==> flow/design.v <==
module project_euler_17(
  input clk,
  input reset,
  output reg [3:0] ones_digit,
  output reg [3:0] tens_digit,
  output reg [3:0] hundreds_digit,
  output reg [15:0] letter_count,
  output reg done
);
  integer next_ones_digit;
  integer next_tens_digit;
  integer next_hundreds_digit;
  integer letters;
  always @(posedge clk or posedge reset)
  begin
    if (reset) begin
      ones_digit <= 0;
      tens_digit <= 0;
      hundreds_digit <= 0;
      letter_count <= 0;
      done <= 0;
    end
    else if (!done) begin
      next_ones_digit = 0;
      next_tens_digit = 0;
      next_hundreds_digit = 0;
      letters = 0;
      next_tens_digit[3:0] = tens_digit;
      next_hundreds_digit[3:0] = hundreds_digit;
      if (ones_digit == 9) begin
        next_ones_digit = 0;
        if (tens_digit == 9) begin
          next_tens_digit = 0;
          if (hundreds_digit == 9) begin
            next_hundreds_digit = 0;
            letters += 11;  
            done <= 1;
          end
          else
            next_hundreds_digit[3:0] = hundreds_digit + 1;
        end
        else
          next_tens_digit[3:0] = tens_digit + 1;
      end
      else
        next_ones_digit[3:0] = ones_digit + 1;
      if (next_tens_digit != 1) begin
        case (next_ones_digit)
          1: letters += 3;  
          2: letters += 3;  
          3: letters += 5;  
          4: letters += 4;  
          5: letters += 4;  
          6: letters += 3;  
          7: letters += 5;  
          8: letters += 5;  
          9: letters += 4;  
        endcase
        case (next_tens_digit)
          2: letters += 6;  
          3: letters += 6;  
          4: letters += 5;  
          5: letters += 5;  
          6: letters += 5;  
          7: letters += 7;  
          8: letters += 6;  
          9: letters += 6;  
        endcase
      end
      else begin
        case (next_ones_digit)
          0: letters += 3;  
          1: letters += 6;  
          2: letters += 6;  
          3: letters += 8;  
          4: letters += 8;  
          5: letters += 7;  
          6: letters += 7;  
          7: letters += 9;  
          8: letters += 8;  
          9: letters += 8;  
        endcase
      end
      case (next_hundreds_digit)
        1: letters += 10;  
        2: letters += 10;  
        3: letters += 12;  
        4: letters += 11;  
        5: letters += 11;  
        6: letters += 10;  
        7: letters += 12;  
        8: letters += 12;  
        9: letters += 11;  
      endcase
      if (next_hundreds_digit > 0 && ((next_ones_digit > 0) || (next_tens_digit > 0)))
        letters += 3;  
      ones_digit <= next_ones_digit[3:0];
      tens_digit <= next_tens_digit[3:0];
      hundreds_digit <= next_hundreds_digit[3:0];
      letter_count <= letter_count + letters[15:0];
    end
  end
endmodule
# Reports on project_euler_17
# Each step is given for the RTL above and for the edited RTL.
# "orig" refers to lines of the RTL above, "edited" to lines of the edited file.
# "delta" is "edited" less "orig", of the values as shown; "rel_change_pct" is that difference over "orig", in percent.
# Cell names lack the library's common part.
# Not given: -
dict set report design {
  top_module {project_euler_17}
  clock_port {clk}
  library {sky130hd}
  lib_corner {tt_025C_1v80}
}

# Edit of the RTL
# The edit as a unified diff against the file above.
# A script made this edit. It changes what the design does and was not meant as an optimisation.
# begin of diff
@@ -5,7 +5,9 @@
   output reg [3:0] tens_digit,
   output reg [3:0] hundreds_digit,
-  output reg [15:0] letter_count,
+  output reg [15:0] letter_count_o,
   output reg done
 );
+  reg [15:0] letter_count;
+  always @(posedge clk) letter_count_o <= letter_count;
   integer next_ones_digit;
   integer next_tens_digit;
# end of diff

# Word level
# Source: Yosys, flattened and elaborated, memories not mapped. Widths are those after wreduce. Registers that Yosys merges into a memory's read port (data or address) are not register bits. Print and check cells do not count. Equal cells are merged and count once.
# element orig edited delta rel_change_pct
set classes {}
lappend classes {addsub 18 18 0 0.00}
lappend classes {n_cmp 3 3 0 0.00}
lappend classes {n_eq 30 30 0 0.00}
lappend classes {mux 29 29 0 0.00}
lappend classes {reduce_logical 14 14 0 0.00}
# Unchanged operator kinds not shown: 25.
# element orig edited delta rel_change_pct
set word_totals {}
lappend word_totals {ff_bits 29 45 16 55.17}
lappend word_totals {inputBits 2 2 0 0.00}
lappend word_totals {output_inout_bits 29 29 0 0.00}
lappend word_totals {wordCells 99 100 1 1.01}

# Longest topological paths
# Depth = most cells in a row (Yosys ltp): at word level without a register or memory, in the mapped netlist without a sequential cell, where the memories' decode and read muxes count.
# element orig edited delta rel_change_pct
set logic_depth {}
lappend logic_depth {word_depth 20 20 0 0.00}
lappend logic_depth {abc_area 0 0 - -}
lappend logic_depth {mapped_depth 29 30 1 3.45}
lappend logic_depth {ltp_nobuf 27 28 1 3.70}

# After synthesis
# The flow's flattened synthesis, as Yosys stat reports it; memories are mapped. The netlist is that of the ABC_AREA named above (0 if unset); the other value can give another one.
# element orig edited delta rel_change_pct
set mapped {}
lappend mapped {stdcells 362 353 -9 -2.49}
lappend mapped {yosys_area_um2 2909.0 3103.0 194.0 6.67}
lappend mapped {ffs 29 45 16 55.17}
lappend mapped {buf_cells 23 21 -2 -8.70}
# cell_type orig edited delta rel_change_pct
set types {}
lappend types {dfxtp_1 0 16 16 -}
lappend types {nand2_1 32 24 -8 -25.00}
lappend types {inv_1 23 15 -8 -34.78}
lappend types {xnor2_1 16 23 7 43.75}
lappend types {nor3_1 15 9 -6 -40.00}
lappend types {nor2b_1 5 11 6 120.00}
lappend types {nand3_1 5 10 5 100.00}
lappend types {o21ai_0 28 24 -4 -14.29}
lappend types {xor2_1 13 9 -4 -30.77}
lappend types {nand4_1 8 4 -4 -50.00}
lappend types {nor3b_1 6 2 -4 -66.67}
lappend types {a21oi_1 17 20 3 17.65}
lappend types {clkbuf_1 10 13 3 30.00}
lappend types {buf_2 6 3 -3 -50.00}
lappend types {o32ai_1 0 3 3 -}
lappend types {or2_2 0 3 3 -}
lappend types {a211oi_1 4 2 -2 -50.00}
lappend types {nand3b_1 3 1 -2 -66.67}
# Unchanged cell types not shown: 20.
# Not every row of either side is listed.

# Timing after synthesis
# OpenSTA on the mapped netlist: ideal clock, no wires. The path of least setup slack (recovery checks aside). Input and output delay are each 20% of the period. Register names are those of the netlist, which keeps one name where synthesis merged equal registers.
# element orig edited delta rel_change_pct
set synth_timing {}
lappend synth_timing {path_type {flip-flop to flip-flop} {flip-flop to flip-flop} - -}
lappend synth_timing {startpoint {reg ones_digit[1]} {reg ones_digit[1]} - -}
lappend synth_timing {endpoint {reg letter_count[11]} {reg letter_count[13]} - -}
lappend synth_timing {period_ns 10.0 10.0 0.0 0.00}
lappend synth_timing {setup_ns 0.133 0.123 -0.010 -}
lappend synth_timing {t_first_pin_ns 0.000 0.000 0.000 -}
lappend synth_timing {arrival_ns 5.738 5.874 0.136 2.37}
lappend synth_timing {t_required_ns 9.867 9.877 0.010 0.10}
lappend synth_timing {slack_ns 4.129 4.003 -0.126 -}
lappend synth_timing {delay_ns 5.871 5.997 0.126 2.15}
lappend synth_timing {stages 30 29 -1 -3.33}
lappend synth_timing {n_path_buf 2 2 0 0.00}
lappend synth_timing {synth_period_reached_ns 5.871 5.997 0.126 2.15}
# "delay_ns" = arrival - input delay + setup time.
# "stages" counts driving pins, that of a launching flip-flop among them; a cell with two outputs on the path counts twice.
# "synth_period_reached_ns" = period - worst setup slack (recovery checks aside). The figure is calculated, with input and output delays left at 20% of the set period.
# Between the ends stands the longest chain of elaborated cells between them, by number of cells; it is not shown to be the way that was timed. Of several equally long chains one is given.
# Each line given opens the expression or statement behind the cell; cells for indexed reads and writes are added by Yosys, which also makes memories of some case tables.
dict set report synth_via_orig {
  path_cell_list {dfrtp_1 buf_6 nand4bb_1 buf_4 nor4_2 nor2_1 nor3_1 fa_1 nand2_1 a211o_1 o22ai_1 nor2_1 a31o_2 inv_1 ha_1 nor2_1 nor3_1 o31ai_1 o41a_1 o221a_2 a311o_1 xor2_1 ha_1 inv_1 o21bai_1 a21oi_1 o21bai_1 a211oi_1 nor3b_1 xor2_1}
  elab_chain_cells 19
  cone_cells 80
}
# element line_no
set synth_rtl_orig {}
lappend synth_rtl_orig {{from (decl)} 4} ;# output reg [3:0] ones_digit,
lappend synth_rtl_orig {{from (assign)} 17} ;# ones_digit <= 0;
lappend synth_rtl_orig {{from (assign)} 97} ;# ones_digit <= next_ones_digit[3:0];
lappend synth_rtl_orig {{adder 4 x 1 -> 4 bit} 46} ;# next_ones_digit[3:0] = ones_digit + 1;
lappend synth_rtl_orig {{two-way mux 4 bit} 30} ;# if (ones_digit == 9) begin
lappend synth_rtl_orig {{two-way mux 4 bit} 23} ;# else if (!done) begin
lappend synth_rtl_orig {{== test 32 x 4 -> 1 bit} 48} ;# case (next_ones_digit)
lappend synth_rtl_orig {{OR reduction 3 bit} -}
lappend synth_rtl_orig {{parallel mux 16 bit (select 3 bit)} 48}
lappend synth_rtl_orig {{two-way mux 16 bit} 47} ;# if (next_tens_digit != 1) begin
lappend synth_rtl_orig {{[5 not listed]} -}
lappend synth_rtl_orig {{adder 16 x 5 -> 16 bit} 93} ;# 9: letters += 11;
lappend synth_rtl_orig {{parallel mux 16 bit (select 3 bit)} 84} ;# case (next_hundreds_digit)
lappend synth_rtl_orig {{two-way mux 16 bit} 23}
lappend synth_rtl_orig {{adder 16 x 3 -> 16 bit} 96} ;# letters += 3;
lappend synth_rtl_orig {{two-way mux 16 bit} 95} ;# if (next_hundreds_digit > 0 && ((next_ones_digit > 0) || (next_tens_digit > 0)))
lappend synth_rtl_orig {{two-way mux 16 bit} 23}
lappend synth_rtl_orig {{adder 16 bit} 100} ;# letter_count <= letter_count + letters[15:0];
lappend synth_rtl_orig {{to (assign)} 20} ;# letter_count <= 0;
lappend synth_rtl_orig {{to (assign)} 100}
lappend synth_rtl_orig {{to (decl)} 7} ;# output reg [15:0] letter_count,
dict set report synth_via_edited {
  path_cell_list {dfrtp_1 buf_6 nand4bb_4 buf_6 or3_1 a21o_1 nor2_1 ha_1 nor2_1 nor2_1 o31ai_1 a211oi_1 a211oi_2 ha_1 nor3b_1 o311ai_0 and2_1 o31a_1 a221o_1 xor2_1 ha_1 inv_1 o21bai_1 a21oi_1 o21bai_1 a211oi_1 nor4b_1 nand3_1 xnor2_1}
  elab_chain_cells 19
  cone_cells 80
}
# element line_no
set synth_rtl_edited {}
lappend synth_rtl_edited {{from (decl)} 4} ;# output reg [3:0] ones_digit,
lappend synth_rtl_edited {{from (assign)} 19} ;# ones_digit <= 0;
lappend synth_rtl_edited {{from (assign)} 99} ;# ones_digit <= next_ones_digit[3:0];
lappend synth_rtl_edited {{adder 4 x 1 -> 4 bit} 48} ;# next_ones_digit[3:0] = ones_digit + 1;
lappend synth_rtl_edited {{two-way mux 4 bit} 32} ;# if (ones_digit == 9) begin
lappend synth_rtl_edited {{two-way mux 4 bit} 25} ;# else if (!done) begin
lappend synth_rtl_edited {{== test 32 x 4 -> 1 bit} 50} ;# case (next_ones_digit)
lappend synth_rtl_edited {{OR reduction 3 bit} -}
lappend synth_rtl_edited {{parallel mux 16 bit (select 3 bit)} 50}
lappend synth_rtl_edited {{two-way mux 16 bit} 49} ;# if (next_tens_digit != 1) begin
lappend synth_rtl_edited {{[5 not listed]} -}
lappend synth_rtl_edited {{adder 16 x 5 -> 16 bit} 95} ;# 9: letters += 11;
lappend synth_rtl_edited {{parallel mux 16 bit (select 3 bit)} 86} ;# case (next_hundreds_digit)
lappend synth_rtl_edited {{two-way mux 16 bit} 25}
lappend synth_rtl_edited {{adder 16 x 3 -> 16 bit} 98} ;# letters += 3;
lappend synth_rtl_edited {{two-way mux 16 bit} 97} ;# if (next_hundreds_digit > 0 && ((next_ones_digit > 0) || (next_tens_digit > 0)))
lappend synth_rtl_edited {{two-way mux 16 bit} 25}
lappend synth_rtl_edited {{adder 16 bit} 102} ;# letter_count <= letter_count + letters[15:0];
lappend synth_rtl_edited {{to (assign)} 22} ;# letter_count <= 0;
lappend synth_rtl_edited {{to (assign)} 102}
lappend synth_rtl_edited {{to (decl)} 10} ;# reg [15:0] letter_count;

# Worst path after layout
# From the final timing report of each run of pair 1: the path of least setup slack in the routed layout; clock arrival at registers is part of the times.
# element orig edited delta rel_change_pct
set layout_timing {}
lappend layout_timing {path_type {flip-flop to flip-flop} {flip-flop to flip-flop} - -}
lappend layout_timing {startpoint {reg ones_digit[2]} {reg ones_digit[2]} - -}
lappend layout_timing {endpoint {reg letter_count[10]} {reg letter_count[15]} - -}
lappend layout_timing {period_ns 6.98 6.98 0.00 0.00}
lappend layout_timing {setup_ns 0.07 0.10 0.03 -}
lappend layout_timing {t_first_pin_ns 0.28 0.30 0.02 7.14}
lappend layout_timing {arrival_ns 6.51 6.48 -0.03 -0.46}
lappend layout_timing {t_required_ns 7.19 7.17 -0.02 -0.28}
lappend layout_timing {slack_ns 0.68 0.69 0.01 -}
lappend layout_timing {stages 28 28 0 0.00}
lappend layout_timing {n_path_buf 0 0 0 -}
# Between the ends stands the longest chain of elaborated cells between them, by number of cells; it is not shown to be the way that was timed. Of several equally long chains one is given.
dict set report layout_via_orig {
  path_cell_list {dfrtp_1 nand4bb_1 nor4_2 nor2_1 nor3_1 fa_1 nand2_1 a211o_1 o22ai_1 nor2_1 a31o_2 inv_1 ha_1 nor2_1 nor3_1 o31ai_1 o41a_1 o221a_2 a311o_1 xor2_1 ha_1 a21oi_1 o21bai_1 a21oi_1 o21bai_1 a21oi_1 nand3b_1 xnor2_1}
  elab_chain_cells 19
  cone_cells 80
}
# element line_no
set layout_rtl_orig {}
lappend layout_rtl_orig {{from (decl)} 4} ;# output reg [3:0] ones_digit,
lappend layout_rtl_orig {{from (assign)} 17} ;# ones_digit <= 0;
lappend layout_rtl_orig {{from (assign)} 97} ;# ones_digit <= next_ones_digit[3:0];
lappend layout_rtl_orig {{adder 4 x 1 -> 4 bit} 46} ;# next_ones_digit[3:0] = ones_digit + 1;
lappend layout_rtl_orig {{two-way mux 4 bit} 30} ;# if (ones_digit == 9) begin
lappend layout_rtl_orig {{two-way mux 4 bit} 23} ;# else if (!done) begin
lappend layout_rtl_orig {{== test 32 x 4 -> 1 bit} 48} ;# case (next_ones_digit)
lappend layout_rtl_orig {{OR reduction 3 bit} -}
lappend layout_rtl_orig {{parallel mux 16 bit (select 3 bit)} 48}
lappend layout_rtl_orig {{two-way mux 16 bit} 47} ;# if (next_tens_digit != 1) begin
lappend layout_rtl_orig {{[5 not listed]} -}
lappend layout_rtl_orig {{adder 16 x 5 -> 16 bit} 93} ;# 9: letters += 11;
lappend layout_rtl_orig {{parallel mux 16 bit (select 3 bit)} 84} ;# case (next_hundreds_digit)
lappend layout_rtl_orig {{two-way mux 16 bit} 23}
lappend layout_rtl_orig {{adder 16 x 3 -> 16 bit} 96} ;# letters += 3;
lappend layout_rtl_orig {{two-way mux 16 bit} 95} ;# if (next_hundreds_digit > 0 && ((next_ones_digit > 0) || (next_tens_digit > 0)))
lappend layout_rtl_orig {{two-way mux 16 bit} 23}
lappend layout_rtl_orig {{adder 16 bit} 100} ;# letter_count <= letter_count + letters[15:0];
lappend layout_rtl_orig {{to (assign)} 20} ;# letter_count <= 0;
lappend layout_rtl_orig {{to (assign)} 100}
lappend layout_rtl_orig {{to (decl)} 7} ;# output reg [15:0] letter_count,
dict set report layout_via_edited {
  path_cell_list {dfrtp_1 nand4bb_4 or3_1 a21o_1 nor2_1 ha_1 nor2_1 nor2_1 nor3_1 o32ai_1 a211oi_2 ha_1 nand2_1 a2111o_1 o311ai_0 and2_1 o31a_1 a221o_1 xor2_1 ha_1 inv_1 o21bai_1 a21oi_1 o21bai_1 a211oi_1 nor4b_2 nand3_1 xnor2_1}
  elab_chain_cells 19
  cone_cells 80
}
# element line_no
set layout_rtl_edited {}
lappend layout_rtl_edited {{from (decl)} 4} ;# output reg [3:0] ones_digit,
lappend layout_rtl_edited {{from (assign)} 19} ;# ones_digit <= 0;
lappend layout_rtl_edited {{from (assign)} 99} ;# ones_digit <= next_ones_digit[3:0];
lappend layout_rtl_edited {{adder 4 x 1 -> 4 bit} 48} ;# next_ones_digit[3:0] = ones_digit + 1;
lappend layout_rtl_edited {{two-way mux 4 bit} 32} ;# if (ones_digit == 9) begin
lappend layout_rtl_edited {{two-way mux 4 bit} 25} ;# else if (!done) begin
lappend layout_rtl_edited {{== test 32 x 4 -> 1 bit} 50} ;# case (next_ones_digit)
lappend layout_rtl_edited {{OR reduction 3 bit} -}
lappend layout_rtl_edited {{parallel mux 16 bit (select 3 bit)} 50}
lappend layout_rtl_edited {{two-way mux 16 bit} 49} ;# if (next_tens_digit != 1) begin
lappend layout_rtl_edited {{[5 not listed]} -}
lappend layout_rtl_edited {{adder 16 x 5 -> 16 bit} 95} ;# 9: letters += 11;
lappend layout_rtl_edited {{parallel mux 16 bit (select 3 bit)} 86} ;# case (next_hundreds_digit)
lappend layout_rtl_edited {{two-way mux 16 bit} 25}
lappend layout_rtl_edited {{adder 16 x 3 -> 16 bit} 98} ;# letters += 3;
lappend layout_rtl_edited {{two-way mux 16 bit} 97} ;# if (next_hundreds_digit > 0 && ((next_ones_digit > 0) || (next_tens_digit > 0)))
lappend layout_rtl_edited {{two-way mux 16 bit} 25}
lappend layout_rtl_edited {{adder 16 bit} 102} ;# letter_count <= letter_count + letters[15:0];
lappend layout_rtl_edited {{to (assign)} 22} ;# letter_count <= 0;
lappend layout_rtl_edited {{to (assign)} 102}
lappend layout_rtl_edited {{to (decl)} 10} ;# reg [15:0] letter_count;

# Layout results
# Both versions went through the flow (Yosys, OpenROAD) with the same settings in each pair. Constraints: input delay and output delay 20% of the set period each, output load 0.01 pF.
dict set report flow_settings_pair_1 {
  period_ns 6.98
  CAP_MARGIN 20
  CORE_MARGIN 2
  CORE_UTILIZATION 40
  SLEW_MARGIN 20
}
# element orig edited delta rel_change_pct
set measured_pair_1 {}
lappend measured_pair_1 {synthesis_area_um2 2909.0 3103.0 194.0 6.67}
lappend measured_pair_1 {die_footprint_um2 7970.9 8477.8 506.9 6.36}
lappend measured_pair_1 {post_route_stdcell_area_um2 3424.5 3628.5 204.0 5.96}
lappend measured_pair_1 {finish.utilization_frac 0.48 0.477 -0.003 -}
lappend measured_pair_1 {ws_setup_ns 0.681 0.693 0.012 -}
lappend measured_pair_1 {timing.setup.tns_ns 0.000 0.000 0.000 -}
lappend measured_pair_1 {final_hold_ws_ns 0.488 0.407 -0.081 -}
lappend measured_pair_1 {power.total_mw 0.5424 0.6344 0.0920 16.96}
lappend measured_pair_1 {achieved_period_ns 6.299 6.287 -0.012 -0.19}
dict set report flow_settings_pair_2 {
  CORE_MARGIN 2
  CORE_UTILIZATION 54
  GPL_TIMING_DRIVEN 0
  MIN_ROUTING_LAYER {met1}
  PLACE_DENSITY 0.7
  SETUP_SLACK_MARGIN 2.65
  SLEW_MARGIN 0
  period_ns 11.0
  CAP_MARGIN 20
}
# element orig edited delta rel_change_pct
set measured_pair_2 {}
lappend measured_pair_2 {synthesis_area_um2 2909.0 3103.0 194.0 6.67}
lappend measured_pair_2 {die_footprint_um2 5990.0 6368.8 378.8 6.32}
lappend measured_pair_2 {post_route_stdcell_area_um2 3398.3 3639.7 241.4 7.10}
lappend measured_pair_2 {finish.utilization_frac 0.661 0.657 -0.004 -}
lappend measured_pair_2 {ws_setup_ns 4.382 4.169 -0.213 -}
lappend measured_pair_2 {timing.setup.tns_ns 0.000 0.000 0.000 -}
lappend measured_pair_2 {final_hold_ws_ns 0.471 0.405 -0.066 -}
lappend measured_pair_2 {power.total_mw 0.3119 0.4165 0.1046 33.54}
lappend measured_pair_2 {achieved_period_ns 6.618 6.831 0.213 3.22}
# "achieved_period_ns" means the clock period less the worst setup slack. The figure is calculated, with input and output delays left at 20% of the set period.
# "power.total_mw" is the tool's figure for a default switching activity; nothing was simulated.
